==> flow/design.v <==
module ALU(A, B, op, zero, out);
	input signed[31:0] A, B;
	input[2:0] op;
	output zero;
	output[31:0] out;
	assign out = (op==3'b000) ? A + B:
			(op==3'b001) ? A - B:
			(op==3'b010) ? A & B:
			(op==3'b011) ? A | B:
			(op==3'b100) ? A ^ B:
			(op==3'b101) ? ((A < B)? 1 : 0) : 0;
	assign zero = ~|out;
endmodule
module adder32bit(A, B, out);
	input[31:0] A, B;
	output[31:0] out;
	assign out = A + B;
endmodule
module controller(op, func3, func7, regWrite, resultSrc, memWrite, jal, branch, jalr, ALUControl, ALUSrc, immSrc);
	input[6:0] op, func7;
	input[2:0] func3;
	output reg[2:0] ALUControl, immSrc;
	output reg[1:0] resultSrc;
	output reg memWrite, jal, branch, jalr, ALUSrc, regWrite;
	parameter[6:0] RTYPE = 7'b0110011, ITYPE = 7'b0010011, STYPE = 7'b0100011, JTYPE = 7'b1101111,
		 BTYPE = 7'b1100011, UTYPE = 7'b0110111, LWTYPE = 7'b0000011, JALRTYPE = 7'b1100111;
	parameter[9:0] ADD = 10'b0000000000, SUB = 10'b0100000000, AND = 10'b0000000111, OR = 10'b0000000110, SLT = 10'b0000000010;
	parameter[2:0] LW = 3'b010, ADDI = 3'b000, XORI = 3'b100, ORI = 3'b110, SLTI = 3'b010, JALR = 3'b000, 
			SW = 3'b010,
			BEQ = 3'b000, BNE = 3'b001, BLT = 3'b100, BGE = 3'b101; 
	always@(op, func3, func7)
	begin
		{regWrite, resultSrc, memWrite, jal, branch, jalr, ALUControl, ALUSrc, immSrc} = 14'b0;
		case(op)
			RTYPE:
			begin
				{regWrite, resultSrc, memWrite, jal, branch, jalr, ALUSrc} = 8'b1000_0000;
				case({func7, func3})
					ADD: ALUControl = 3'b000;
					SUB: ALUControl = 3'b001;
					AND: ALUControl = 3'b010;
					OR: ALUControl = 3'b011;
					SLT: ALUControl = 3'b101;
				endcase
			end
			ITYPE:
			begin
				{regWrite, resultSrc, memWrite, jal, branch, jalr, ALUSrc, immSrc} = 11'b1000_0001_000;
				case(func3)
					ADDI: ALUControl = 3'b000;
					XORI: ALUControl = 3'b100;
					ORI: ALUControl = 3'b011;
					SLTI: ALUControl = 3'b101;
				endcase
			end
			STYPE: {regWrite, memWrite, jal, branch, jalr, ALUControl, ALUSrc, immSrc} = 12'b0100_0000_1001;
			JTYPE: {regWrite, resultSrc, memWrite, jal, branch, jalr, immSrc} = 10'b1100_1000_10;
			BTYPE: 
			begin
				{regWrite, memWrite, jal, branch, jalr, ALUSrc, immSrc} = 9'b0001_0001_1;
				case(func3)
					BEQ:
					begin
						ALUControl <= 3'b001;
					end
					BNE:
					begin
						ALUControl <= 3'b001;
					end
					BLT:
					begin
						ALUControl <= 3'b101;
					end
					BGE:
					begin
						ALUControl <= 3'b101;
					end
				endcase
			end
			UTYPE: {regWrite, resultSrc, memWrite, jal, branch, jalr, immSrc} = 10'b1110_0001_00;
			LWTYPE: {regWrite, resultSrc, memWrite, jal, branch, jalr, ALUControl, ALUSrc, immSrc} = 14'b1010_0000_0010_00;
			JALRTYPE: {regWrite, resultSrc, memWrite, jal, branch, jalr, ALUControl, ALUSrc, immSrc} = 14'b1100_0010_0010_00;
		endcase
	end
endmodule
module decoder(jalr, jal, branch, zero, LSB, func3, PCSrc);
	input jalr, jal, branch, zero, LSB;
	input[2:0] func3;
	output reg[1:0] PCSrc;
	parameter[2:0] BEQ = 3'b000, BNE = 3'b001, BLT = 3'b100, BGE = 3'b101;
	always@(jalr, jal, branch, zero, LSB, func3)
	begin
		if(jal)
			PCSrc = 2'b01;
		else if(jalr)
			PCSrc = 2'b10;
		else if(branch)
		begin
			case(func3)
				BEQ: PCSrc = zero ? 2'b01 : 2'b00;
				BNE: PCSrc = zero ? 2'b00 : 2'b01;
				BLT: PCSrc = LSB ? 2'b01 : 2'b00;
				BGE: PCSrc = LSB ? 2'b00 : 2'b01;
				default: PCSrc = 2'b00;
			endcase
		end
		else
			PCSrc = 2'b00;
	end
endmodule
module FDReg(clk, en, clr, instRF, PCF, PCPlus4F, instRD, PCD, PCPlus4D);
	input clk, en, clr;
	input[31:0] instRF, PCF, PCPlus4F;
	output reg[31:0] instRD, PCD, PCPlus4D;
	always@(posedge clk)
	begin
		if(clr)
			{instRD, PCD, PCPlus4D} <= 96'b0;
		else if(~en) 
			{instRD, PCD, PCPlus4D} <= {instRF, PCF, PCPlus4F};
		else
			{instRD, PCD, PCPlus4D} <= {instRD, PCD, PCPlus4D};
	end
endmodule
module DEReg(clk, clr, regWriteD, resultSrcD, memWriteD, jalD, branchD, jalrD, ALUControlD, ALUSrcD,func3D ,RD1D, RD2D, PCD, RS1D, RS2D, RDD,
		immExtD, PCPlus4D, regWriteE, resultSrcE, memWriteE, jalE, branchE, jalrE, ALUControlE, ALUSrcE, func3E, RD1E, RD2E, PCE, RS1E,
		RS2E, RDE, immExtE, PCPlus4E);
	input clk, clr;
	input regWriteD;
	input[1:0] resultSrcD;
	input memWriteD, jalD, branchD, jalrD;
	input[2:0] ALUControlD;
	input ALUSrcD;
	input[2:0] func3D;
	input[31:0] RD1D, RD2D, PCD;
	input[4:0] RS1D, RS2D, RDD;
	input[31:0] immExtD, PCPlus4D;
	output reg regWriteE;
	output reg[1:0] resultSrcE;
	output reg memWriteE, jalE, branchE, jalrE;
	output reg[2:0] ALUControlE;
	output reg ALUSrcE;
	output reg[2:0] func3E;
	output reg[31:0] RD1E, RD2E, PCE;
	output reg[4:0] RS1E, RS2E, RDE;
	output reg[31:0] immExtE, PCPlus4E;
	always@(posedge clk)
	begin
		if(clr)
			{regWriteE, resultSrcE, memWriteE, jalE, branchE, jalrE, ALUControlE, ALUSrcE, func3E, RD1E, RD2E, PCE, RS1E, RS2E,
			RDE, immExtE, PCPlus4E} <= 0;
		else
			{regWriteE, resultSrcE, memWriteE, jalE, branchE, jalrE, ALUControlE, ALUSrcE, func3E, RD1E, RD2E, PCE, RS1E, RS2E, RDE,
			immExtE, PCPlus4E} <= {regWriteD, resultSrcD, memWriteD, jalD, branchD, jalrD, ALUControlD, ALUSrcD, func3D, RD1D, RD2D,
			PCD, RS1D, RS2D, RDD, immExtD, PCPlus4D};
	end
endmodule
module EMReg(clk, rst, regWriteE, resultSrcE, memWriteE, ALUResultE, writeDataE, RDE, immExtE, PCPlus4E, regWriteM, resultSrcM, memWriteM,
		ALUResultM, writeDataM, RDM, immExtM, PCPlus4M);
	input clk, rst;
	input regWriteE;
	input[1:0] resultSrcE;
	input memWriteE;
	input[31:0] ALUResultE, writeDataE;
	input[4:0] RDE;
	input[31:0] immExtE, PCPlus4E;
	output reg regWriteM;
	output reg[1:0] resultSrcM;
	output reg memWriteM;
	output reg[31:0] ALUResultM, writeDataM;
	output reg[4:0] RDM;
	output reg[31:0] immExtM, PCPlus4M;
	always@(posedge clk)
	begin
		if(rst)
			{regWriteM, resultSrcM, memWriteM} <= 0;
		else
		{regWriteM, resultSrcM, memWriteM, ALUResultM, writeDataM, RDM, immExtM, PCPlus4M} <= {regWriteE, resultSrcE, memWriteE,
		ALUResultE, writeDataE, RDE, immExtE, PCPlus4E};
	end
endmodule
module MWReg(clk, rst, regWriteM, resultSrcM, ALUResultM, readDataM, RDM, immExtM, PCPlus4M, regWriteW, resultSrcW, ALUResultW, readDataW, RDW,
		immExtW, PCPlus4W);
	input clk, rst;
	input regWriteM;
	input[1:0] resultSrcM;
	input[31:0] ALUResultM, readDataM;
	input[4:0] RDM;
	input[31:0] immExtM, PCPlus4M;
	output reg regWriteW;
	output reg[1:0] resultSrcW;
	output reg[31:0] ALUResultW, readDataW;
	output reg[4:0] RDW;
	output reg[31:0] immExtW, PCPlus4W;
	always@(posedge clk)
	begin
		if(rst)
			{regWriteW, resultSrcW} <= 0;
		else
		{regWriteW, resultSrcW, ALUResultW, readDataW, RDW, immExtW, PCPlus4W} <= {regWriteM, resultSrcM, ALUResultM, readDataM, RDM,
		immExtM, PCPlus4M};
	end
endmodule
module hazardUnit(RS1D, RS2D, RS1E, RS2E, RDE, PCSrcE, resultSrcE, RDM, regWriteM, RDW, regWriteW, resultSrcM, resultSrcW, stallF, stallD, flushD, flushE, forwardAE,
		forwardBE);
	input[4:0] RS1D, RS2D, RS1E, RS2E, RDE;
	input[1:0] PCSrcE, resultSrcE;
	input[4:0] RDM;
	input regWriteM;
	input[4:0] RDW;
	input regWriteW;
	input[1:0] resultSrcM, resultSrcW;
	output reg stallF, stallD, flushD, flushE;
	output reg[1:0] forwardAE, forwardBE;
	reg lwStall;
	always@(RS1D, RS2D, RS1E, RS2E, RDE, PCSrcE, resultSrcE, RDM, regWriteM, RDW, regWriteW, resultSrcM, resultSrcW)
	begin
		{stallF, stallD, flushD, flushE, forwardAE, forwardBE} = 0; 
		if(RS1E == RDM && resultSrcM==2'b11 && RS1E!=0)
			forwardAE = 2'b11;
		else if (((RS1E == RDM) && regWriteM) && RS1E!=0)
			forwardAE = 2'b10;
		else if ((RS1E == RDW && regWriteW && RS1E!=0) || (RS1E == RDW && resultSrcW==2'b11 && RS1E!=0))
			forwardAE = 2'b01;
		else
			forwardAE = 2'b00;
		if(RS2E == RDM && resultSrcM==2'b11 && RS2E!=0)
			forwardBE = 2'b11;
		else if (((RS2E == RDM) && regWriteM) && RS2E!=0)
			forwardBE = 2'b10;
		else if ((RS2E == RDW && regWriteW && RS2E!=0) || (RS2E == RDW && resultSrcW==2'b11 && RS2E!=0))
			forwardBE = 2'b01;
		else
			forwardBE = 2'b00;
		if(((RS1D == RDE) || (RS2D == RDE)) && (resultSrcE == 2'b01))
			lwStall = 1'b1;
		else
			lwStall = 1'b0;
		{stallF, stallD} = {lwStall, lwStall};
		if(PCSrcE != 2'b00)
			flushD = 1'b1;
		else
			flushD = 1'b0;
		if(PCSrcE != 2'b00 || lwStall == 1)
			flushE = 1'b1;
		else
			flushE = 1'b0;
	end
endmodule
module immExtend(in, immSrc, out);
	input[31:7] in;
	input[2:0] immSrc;
	output[31:0] out;
	assign out = (immSrc == 3'b000) ? {{20{in[31]}}, in[31:20]}:
		(immSrc == 3'b001) ? {{20{in[31]}}, in[31:25], in[11:7]}:
		(immSrc == 3'b010) ? {{12{in[31]}}, in[31], in[19:12], in[20], in[30:21], 1'b0}:
		(immSrc == 3'b011) ? {{19{in[31]}}, in[31], in[7], in[30:25], in[11:8], 1'b0}:
		(immSrc == 3'b100) ? {in[31:12], 12'b0}:
		32'b0;
endmodule
module mux2to1(i0, i1, sel, out);
	input[31:0] i0, i1;
	input sel;
	output[31:0] out;
	assign out = (sel==1'b0) ? i0:
			(sel==1'b1) ? i1 : 0;
endmodule
module mux3to1(i0, i1, i2, sel, out);
	input[31:0] i0, i1, i2;
	input[1:0] sel;
	output[31:0] out;
	assign out = (sel==2'b00) ? i0:
			(sel==2'b01) ? i1:
			(sel==2'b10) ? i2: 0;
endmodule
module mux4to1(i0, i1, i2, i3, sel, out);
	input[31:0] i0, i1, i2, i3;
	input[1:0] sel;
	output[31:0] out;
	assign out = (sel==2'b00) ? i0:
			(sel==2'b01) ? i1:
			(sel==2'b10) ? i2:
			(sel==2'b11) ? i3: 0;
endmodule
module reg32bit(in, clk, rst, en, out);
	input[31:0] in;
	input clk, rst, en;
	output reg[31:0] out;
	always@(posedge clk)
	begin
		if(rst)
			out <= 32'b0;
		else if(~en)
			out <= in;
		else
			out <= out;
	end
endmodule
module regFile(A1, A2, A3, WD, regWrite, clk, RD1, RD2);
	input[4:0] A1, A2, A3;
	input[31:0] WD;
	input regWrite, clk;
	output[31:0] RD1, RD2;
	reg[31:0] mem[0:31];
	assign RD1 = (A1 == 5'b0) ? 32'b0 : mem[A1];
	assign RD2 = (A2 == 5'b0) ? 32'b0 : mem[A2];
	always@(negedge clk) 
	begin
		if(regWrite && A3!=32'b0)
			mem[A3] <= WD;
		else
			mem[A3] <= mem[A3];
	end
endmodule
module dataPath(clk, rst, instRF, readDataM, PCFOut, ALUResultMOut, writeDataMOut, memWriteMOut, regWriteD, resultSrcD, memWriteD, jalD, branchD, jalrD, ALUControlD, ALUSrcD, immSrcD, stallF, stallD, flushD, 
		flushE, forwardAE, forwardBE, op, func3, func7, RS1DOut, RS2DOut, RS1EOut, RS2EOut, RDEOut, PCSrcEOut, resultSrcEOut,
		RDMOut, regWriteMOut, RDWOut, regWriteWOut, resultSrcMOut, resultSrcWOut);
	input clk, rst;
	input[31:0] instRF, readDataM;
	output[31:0] PCFOut, ALUResultMOut, writeDataMOut;
	output memWriteMOut;
	input regWriteD;
	input[1:0] resultSrcD;
	input memWriteD, jalD, branchD, jalrD;
	input[2:0] ALUControlD;
	input ALUSrcD;
	input[2:0] immSrcD;
	input stallF, stallD, flushD, flushE;
	input[1:0] forwardAE, forwardBE;
	output[6:0] op;
	output[2:0] func3;
	output[6:0] func7;
	output[4:0] RS1DOut, RS2DOut;
	output[4:0] RS1EOut, RS2EOut, RDEOut;
	output[1:0] PCSrcEOut, resultSrcEOut;
	output[4:0] RDMOut;
	output regWriteMOut;
	output[4:0] RDWOut;
	output regWriteWOut;
	output[1:0] resultSrcMOut, resultSrcWOut;
	wire[31:0] PCFNext, PCF, PCPlus4F;
	wire[31:0] instRD;
	wire[2:0] func3D; 
	wire[31:0] RD1D, RD2D, PCD;
	wire[4:0] RS1D, RS2D, RDD; 
	wire[31:0] immExtD, PCPlus4D;
	wire regWriteE;
	wire[1:0] resultSrcE;
	wire memWriteE, jalE, branchE, jalrE;
	wire[2:0] ALUControlE;
	wire ALUSrcE;
	wire[2:0] func3E;
	wire[31:0] RD1E, RD2E, PCE;
	wire[4:0] RS1E, RS2E, RDE;
	wire[31:0] immExtE, PCPlus4E;
	wire[31:0] srcAE, srcBE, writeDataE, ALUResultE, PCTargetE;
	wire zeroE;
	wire regWriteM;
	wire[1:0] resultSrcM;
	wire memWriteM;
	wire[31:0] ALUResultM, writeDataM;
	wire[4:0] RDM;
	wire[31:0] immExtM, PCPlus4M;
	wire regWriteW;
	wire[1:0] resultSrcW;
	wire[31:0] ALUResultW, readDataW;
	wire[4:0] RDW;
	wire[31:0] immExtW, PCPlus4W, resultW;
	wire[1:0] PCSrcE;
	mux3to1 PCMux(PCPlus4F, PCTargetE, ALUResultE, PCSrcE, PCFNext);
	reg32bit PCReg(PCFNext, clk, rst, stallF, PCF);
	adder32bit addWith4(PCF, 4, PCPlus4F);
	FDReg myFDReg(clk, stallD, flushD | rst, instRF, PCF, PCPlus4F, instRD, PCD, PCPlus4D);
	regFile myRegFile(instRD[19:15], instRD[24:20], RDW, resultW, regWriteW, clk, RD1D, RD2D);
	immExtend myImmExt(instRD[31:7], immSrcD, immExtD);
	DEReg myDEReg(clk, flushE | rst, regWriteD, resultSrcD, memWriteD, jalD, branchD, jalrD, ALUControlD, ALUSrcD, func3D, RD1D, RD2D, PCD, RS1D,
			RS2D, RDD, immExtD, PCPlus4D, regWriteE, resultSrcE, memWriteE, jalE, branchE, jalrE, ALUControlE, ALUSrcE, func3E,
			RD1E, RD2E, PCE, RS1E, RS2E, RDE, immExtE, PCPlus4E);
	mux4to1 forwardAMux(RD1E, resultW, ALUResultM, immExtM, forwardAE, srcAE);
	mux4to1 forwardBMux(RD2E, resultW, ALUResultM, immExtM,forwardBE, writeDataE);
	mux2to1 srcBEMux(writeDataE, immExtE, ALUSrcE, srcBE);
	adder32bit addWithImm(PCE, immExtE, PCTargetE);
	ALU myALU(srcAE, srcBE, ALUControlE, zeroE, ALUResultE);
	EMReg myEMReg(clk, rst, regWriteE, resultSrcE, memWriteE, ALUResultE, writeDataE, RDE, immExtE, PCPlus4E, regWriteM, resultSrcM, memWriteM,
		ALUResultM, writeDataM, RDM, immExtM, PCPlus4M);
	MWReg myMWReg(clk, rst, regWriteM, resultSrcM, ALUResultM, readDataM, RDM, immExtM, PCPlus4M, regWriteW, resultSrcW, ALUResultW, readDataW,
			RDW, immExtW, PCPlus4W);
	mux4to1 resultMux(ALUResultW, readDataW, PCPlus4W, immExtW, resultSrcW, resultW);
	decoder DCD(jalrE, jalE, branchE, zeroE, ALUResultE[0], func3E, PCSrcE);
	assign func3D = instRD[14:12];
	assign RS1D = instRD[19:15];
	assign RS2D = instRD[24:20];
	assign RDD = instRD[11:7];
	assign op = instRD[6:0];
	assign func3 = instRD[14:12];
	assign func7 = instRD[31:25];
	assign PCFOut = PCF;
	assign ALUResultMOut = ALUResultM;
	assign writeDataMOut = writeDataM;
	assign memWriteMOut = memWriteM;
	assign RS1DOut = RS1D;
	assign RS2DOut = RS2D;
	assign RS1EOut = RS1E;
	assign RS2EOut = RS2E;
	assign RDEOut = RDE;
	assign PCSrcEOut = PCSrcE;
	assign resultSrcEOut = resultSrcE;
	assign RDMOut = RDM;
	assign regWriteMOut = regWriteM;
	assign RDWOut = RDW;
	assign regWriteWOut = regWriteW;
	assign resultSrcMOut = resultSrcM;
	assign resultSrcWOut = resultSrcW;
endmodule
module CPU(clk, rst, imem_addr, imem_rdata, dmem_addr, dmem_wdata, dmem_we, dmem_rdata);
	input clk, rst;
	output[31:0] imem_addr;
	input[31:0] imem_rdata;
	output[31:0] dmem_addr, dmem_wdata;
	output dmem_we;
	input[31:0] dmem_rdata;
	wire[4:0] RS1D, RS2D, RS1E, RS2E, RDE;
	wire[1:0] PCSrcE, resultSrcE;
	wire[4:0] RDM;
	wire regWriteM;
	wire[4:0] RDW;
	wire regWriteW, stallF, stallD, flushD, flushE;
	wire[1:0] forwardAE, forwardBE;
	wire[1:0] resultSrcM, resultSrcW;
	wire[6:0] op;
	wire[2:0] func3;
	wire[6:0] func7;
	wire regWrite;
	wire[1:0] resultSrc;
	wire memWrite, jal, branch, jalr;
	wire[2:0] ALUControl;
	wire ALUSrc;
	wire[2:0] immSrc;
	hazardUnit HU(RS1D, RS2D, RS1E, RS2E, RDE, PCSrcE, resultSrcE, RDM, regWriteM, RDW, regWriteW, resultSrcM, resultSrcW, stallF,
			stallD, flushD, flushE, forwardAE, forwardBE);
	dataPath DP(clk, rst, imem_rdata, dmem_rdata, imem_addr, dmem_addr, dmem_wdata, dmem_we, regWrite, resultSrc, memWrite, jal, branch, jalr, ALUControl, ALUSrc, immSrc, stallF, stallD, flushD, 
		flushE, forwardAE, forwardBE, op, func3, func7, RS1D, RS2D, RS1E, RS2E, RDE, PCSrcE, resultSrcE,
		RDM, regWriteM, RDW, regWriteW, resultSrcM, resultSrcW);
	controller CU(op, func3, func7, regWrite, resultSrc, memWrite, jal, branch, jalr, ALUControl, ALUSrc, immSrc);
endmodule
Reports on CPU

The steps from the RTL of CPU to its reports follow in flow order.
Line numbers count from 1 in the design file above.
Library cell names are shortened.
Not given: -

Top module: CPU
Clock port: clk
Library: sky130hd
Corner: tt_025C_1v80

After elaboration

Source: Yosys, flattened and elaborated, memories not mapped. Widths are those after wreduce. Print and check cells do not count. Equal cells are merged and count once.
Memory sizes are those after Yosys's memory passes, which may raise the word count (mostly to a power of two), join words into wider ones and drop unused or constant bits.

Register bits: 526
Bits in writable memories: 1024
Bits in latches: 0
Input port bits: 66
Memory bits (read-only): 0
Clocked read ports x word width: 64
Memories: 1
Output and inout port bits: 97

Memory list:

| name             | words | width | rd ports | write ports | line | RTL |
| DP.myRegFile.mem | 32    | 32    | 2        | 1           | 304  | `reg[31:0] mem[0:31];` |

Add/subtract/negate cells: 4
$mul: 0
Div/mod/pow operators: 0
Shifts and indexed selects: 0
Equal/unequal tests: 49
Bitwise gates (word level): 6
$lt $le $gt $ge: 1
Mux-type cells: 62
Reduce/logical cells: 45

Operator list:

| kind                                    | count |
| 2-to-1 mux 32 bit                       | 29 |
| adder 32 bit                            | 2 |
| adder 32 x 3 -> 32 bit with constant B  | 1 |
| subtractor 32 bit                       | 1 |
| < comparator 32 bit                     | 1 |
| bitwise AND 32 bit                      | 1 |
| bitwise OR 32 bit                       | 1 |
| XOR 32 bit                              | 1 |
| OR reduction 32 bit                     | 1 |
| == test 5 bit                           | 6 |
| == test 3 bit with constant B           | 8 |
| parallel mux 3 bit (select 4 bit)       | 2 |
| == test 7 x 6 -> 1 bit with constant B  | 3 |
| == test 7 bit with constant B           | 3 |
| == test 10 x 3 -> 1 bit with constant B | 2 |
| 2-to-1 mux 1 bit                        | 19 |
| logical AND 1 bit                       | 18 |
| parallel mux 3 bit (select 3 bit)       | 2 |
| == test 2 bit with constant B           | 8 |
| == test 3 x 2 -> 1 bit with constant B  | 5 |
| nonzero test 5 bit                      | 3 |
| 2-to-1 mux 2 bit                        | 7 |
| == test 3 x 1 -> 1 bit with constant B  | 4 |
| logical NOT 3 bit                       | 4 |
| == test 10 x 2 -> 1 bit with constant B | 1 |
| == test 10 x 9 -> 1 bit with constant B | 1 |
| == test 2 x 1 -> 1 bit with constant B  | 5 |
| OR reduction 2 bit                      | 5 |

Other operator kinds: 14; their cells: 23.

Logic depth

Yosys ltp: most cells in a row. Word level: on the elaborated netlist, between registers, memories and ports. Mapped: between sequential cells and ports; inverters and the memories' decode and read muxes count.

Depth after elaboration: 32
ABC_AREA: 0
Depth in mapped cells: 32
Mapped depth without buffers: 29

After synthesis

The flow's flattened synthesis, as Yosys stat reports it; memories are mapped. The netlist is that of the ABC_AREA named above (0 if unset); the other value can give another one.

Cell types:

| type     | count | total area (um^2) |
| edfxtp_1 | 1290  | 3.87E+04 |
| mux4_2   | 673   | 1.52E+04 |
| dfxtp_1  | 320   | 6.41E+03 |
| ha_1     | 128   | 1.6E+03 |
| nand2_1  | 349   | 1.31E+03 |
| nor2_1   | 322   | 1.21E+03 |
| a21oi_1  | 216   | 1.08E+03 |
| clkbuf_1 | 262   | 983.443 |
| mux2i_1  | 86    | 860.826 |
| o21ai_0  | 119   | 595.571 |
| xnor2_1  | 67    | 586.813 |
| and2_1   | 92    | 575.552 |
| inv_1    | 150   | 563.04 |
| a211oi_1 | 53    | 397.882 |
| o21a_1   | 46    | 345.331 |
| nand3_1  | 65    | 325.312 |
| xor2_1   | 37    | 324.061 |
| a222oi_1 | 32    | 320.307 |

Other cell types: 74; their cells: 664.

Buffer cells: 352
Synthesis area: 76037.9 um^2
Flip-flops: 1610
Standard cells after synthesis: 4971
Area of sequential cells: 45143.3 um^2

By module: a second synthesis without flattening, with its own total; a netlist apart from the flattened one above.

Cell total of the unflattened synthesis: 5143
Area (unflattened synthesis): 79742.7 um^2

Rows give one instance, submodules left out.

Modules:

| module     | cells | instances | area (um^2) |
| regFile    | 2289  | 1         | 47091.4 |
| ALU        | 876   | 1         | 5711.7 |
| DEReg      | 399   | 1         | 5647.9 |
| EMReg      | 142   | 1         | 4102.7 |
| MWReg      | 140   | 1         | 4076.4 |
| adder32bit | 232   | 2         | 1720.4 |
| FDReg      | 310   | 1         | 3429.5 |
| mux4to1    | 39    | 3         | 814.5 |
| reg32bit   | 103   | 1         | 1163.6 |
| mux3to1    | 77    | 1         | 787.0 |
| mux2to1    | 36    | 1         | 544.3 |
| hazardUnit | 67    | 1         | 500.5 |
| immExtend  | 67    | 1         | 411.6 |
| controller | 47    | 1         | 334.1 |

Modules not listed: 3.

Wiki page: CPU / flow data

Record of 3 stored runs of the RTL-to-layout flow on CPU, platform sky130hd. The runs are unordered. Constraints: input delay and output delay 20% of the set period each, output load 0.01 pF.
"period achieved" means the clock period less the worst setup slack. The figure is calculated, with input and output delays left at 20% of the set period.
"critical setup path time" is the time allowed to the run's worst setup path (the clock period less input and output delay, where it has them) less its slack. Clock arrival times count: a late capture clock shortens it, a late launch clock lengthens it.
By "power consumption" is meant OpenSTA's value without simulated activity: inputs other than the clock are taken to toggle once in ten clock periods, and the tool carries that through the logic.

## Entry A

==> flow/run.sh <==
#!/bin/bash
# the make line also repeats the synthesis and layout settings of config.mk as NAME=value (left out here)
make -C /OpenROAD-flow-scripts/flow DESIGN_CONFIG=/design/flow/config.mk WORK_HOME=/design/flow/orfs CLKGATE_MAP_FILE= finish
==> flow/config.mk <==
export PLATFORM = sky130hd
export DESIGN_NAME = CPU
export DESIGN_NICKNAME = CPU
export VERILOG_FILES = /design/flow/design.v
export SDC_FILE = /design/flow/constraint.sdc
export NUM_CORES = 4
export LEC_CHECK = 0
export ABC_AREA = 0
export CAP_MARGIN = 35
export CELL_PAD_IN_SITES_GLOBAL_PLACEMENT = 3
export CORE_MARGIN = 2
export CORE_UTILIZATION = 32
export CTS_CLUSTER_DIAMETER = 23
export GPL_ROUTABILITY_DRIVEN = 1
export GPL_TIMING_DRIVEN = 1
export MIN_ROUTING_LAYER = met1
export PLACE_DENSITY = 0.4
export SLEW_MARGIN = 20
==> flow/constraint.sdc <==
create_clock -name core_clock -period 8.66 [get_ports {clk}]
set_input_delay 1.7320 -clock core_clock [delete_from_list [all_inputs] [get_ports {clk}]]
set_output_delay 1.7320 -clock core_clock [all_outputs]
set_load 0.01 [all_outputs]

| result of entry A | value |
|---|---|
| worst hold slack after layout | 0.395 ns |
| worst setup slack after layout | 0.440 ns |
| full die area | 241533.0 um^2 |
| post-route setup TNS | 0.000 ns |
| utilization in the final report | 45.3% |
| power consumption | 33.281 mW |
| Yosys chip area after synthesis | 76037.9 um^2 |
| std-cell area (final layout) | 106850.0 um^2 |
| critical setup path time | 8.22 ns |
| critical path kind | reg-to-reg |
| period achieved | 8.220 ns |

## Entry B

==> flow/run.sh <==
#!/bin/bash
# the make line also repeats the synthesis and layout settings of config.mk as NAME=value (left out here)
make -C /OpenROAD-flow-scripts/flow DESIGN_CONFIG=/design/flow/config.mk WORK_HOME=/design/flow/orfs CLKGATE_MAP_FILE= finish
==> flow/config.mk <==
export PLATFORM = sky130hd
export DESIGN_NAME = CPU
export DESIGN_NICKNAME = CPU
export VERILOG_FILES = /design/flow/design.v
export SDC_FILE = /design/flow/constraint.sdc
export NUM_CORES = 4
export LEC_CHECK = 0
export ABC_AREA = 0
export CAP_MARGIN = 25
export CELL_PAD_IN_SITES_GLOBAL_PLACEMENT = 3
export CORE_MARGIN = 2
export CORE_UTILIZATION = 60
export CTS_CLUSTER_DIAMETER = 23
export GPL_ROUTABILITY_DRIVEN = 1
export GPL_TIMING_DRIVEN = 0
export MIN_ROUTING_LAYER = met1
export PLACE_DENSITY = 0.4
export SLEW_MARGIN = 20
==> flow/constraint.sdc <==
create_clock -name core_clock -period 8.66 [get_ports {clk}]
set_input_delay 1.7320 -clock core_clock [delete_from_list [all_inputs] [get_ports {clk}]]
set_output_delay 1.7320 -clock core_clock [all_outputs]
set_load 0.01 [all_outputs]

Entry B: did not finish, placement stopped with GPL-0301

## Entry C

==> flow/run.sh <==
#!/bin/bash
# the make line also repeats the synthesis and layout settings of config.mk as NAME=value (left out here)
make -C /OpenROAD-flow-scripts/flow DESIGN_CONFIG=/design/flow/config.mk WORK_HOME=/design/flow/orfs CLKGATE_MAP_FILE= finish
==> flow/config.mk <==
export PLATFORM = sky130hd
export DESIGN_NAME = CPU
export DESIGN_NICKNAME = CPU
export VERILOG_FILES = /design/flow/design.v
export SDC_FILE = /design/flow/constraint.sdc
export NUM_CORES = 4
export LEC_CHECK = 0
export CAP_MARGIN = 10
export CELL_PAD_IN_SITES_GLOBAL_PLACEMENT = 3
export CORE_MARGIN = 2
export CORE_UTILIZATION = 23
export GPL_ROUTABILITY_DRIVEN = 0
export MIN_ROUTING_LAYER = met1
export PLACE_DENSITY_LB_ADDON = 0.29
export SETUP_SLACK_MARGIN = -0.39
export SLEW_MARGIN = 0
export TNS_END_PERCENT = 70
==> flow/constraint.sdc <==
create_clock -name core_clock -period 16.1 [get_ports {clk}]
set_input_delay 3.2200 -clock core_clock [delete_from_list [all_inputs] [get_ports {clk}]]
set_output_delay 3.2200 -clock core_clock [all_outputs]
set_load 0.01 [all_outputs]

| result of entry C | value |
|---|---|
| worst hold slack after layout | 0.403 ns |
| worst setup slack after layout | 5.288 ns |
| full die area | 335212.0 um^2 |
| post-route setup TNS | 0.000 ns |
| utilization in the final report | 28.4% |
| power consumption | 11.399 mW |
| Yosys chip area after synthesis | 76037.9 um^2 |
| std-cell area (final layout) | 93633.6 um^2 |
| critical setup path time | 10.81 ns |
| critical path kind | reg-to-reg |
| period achieved | 10.812 ns |
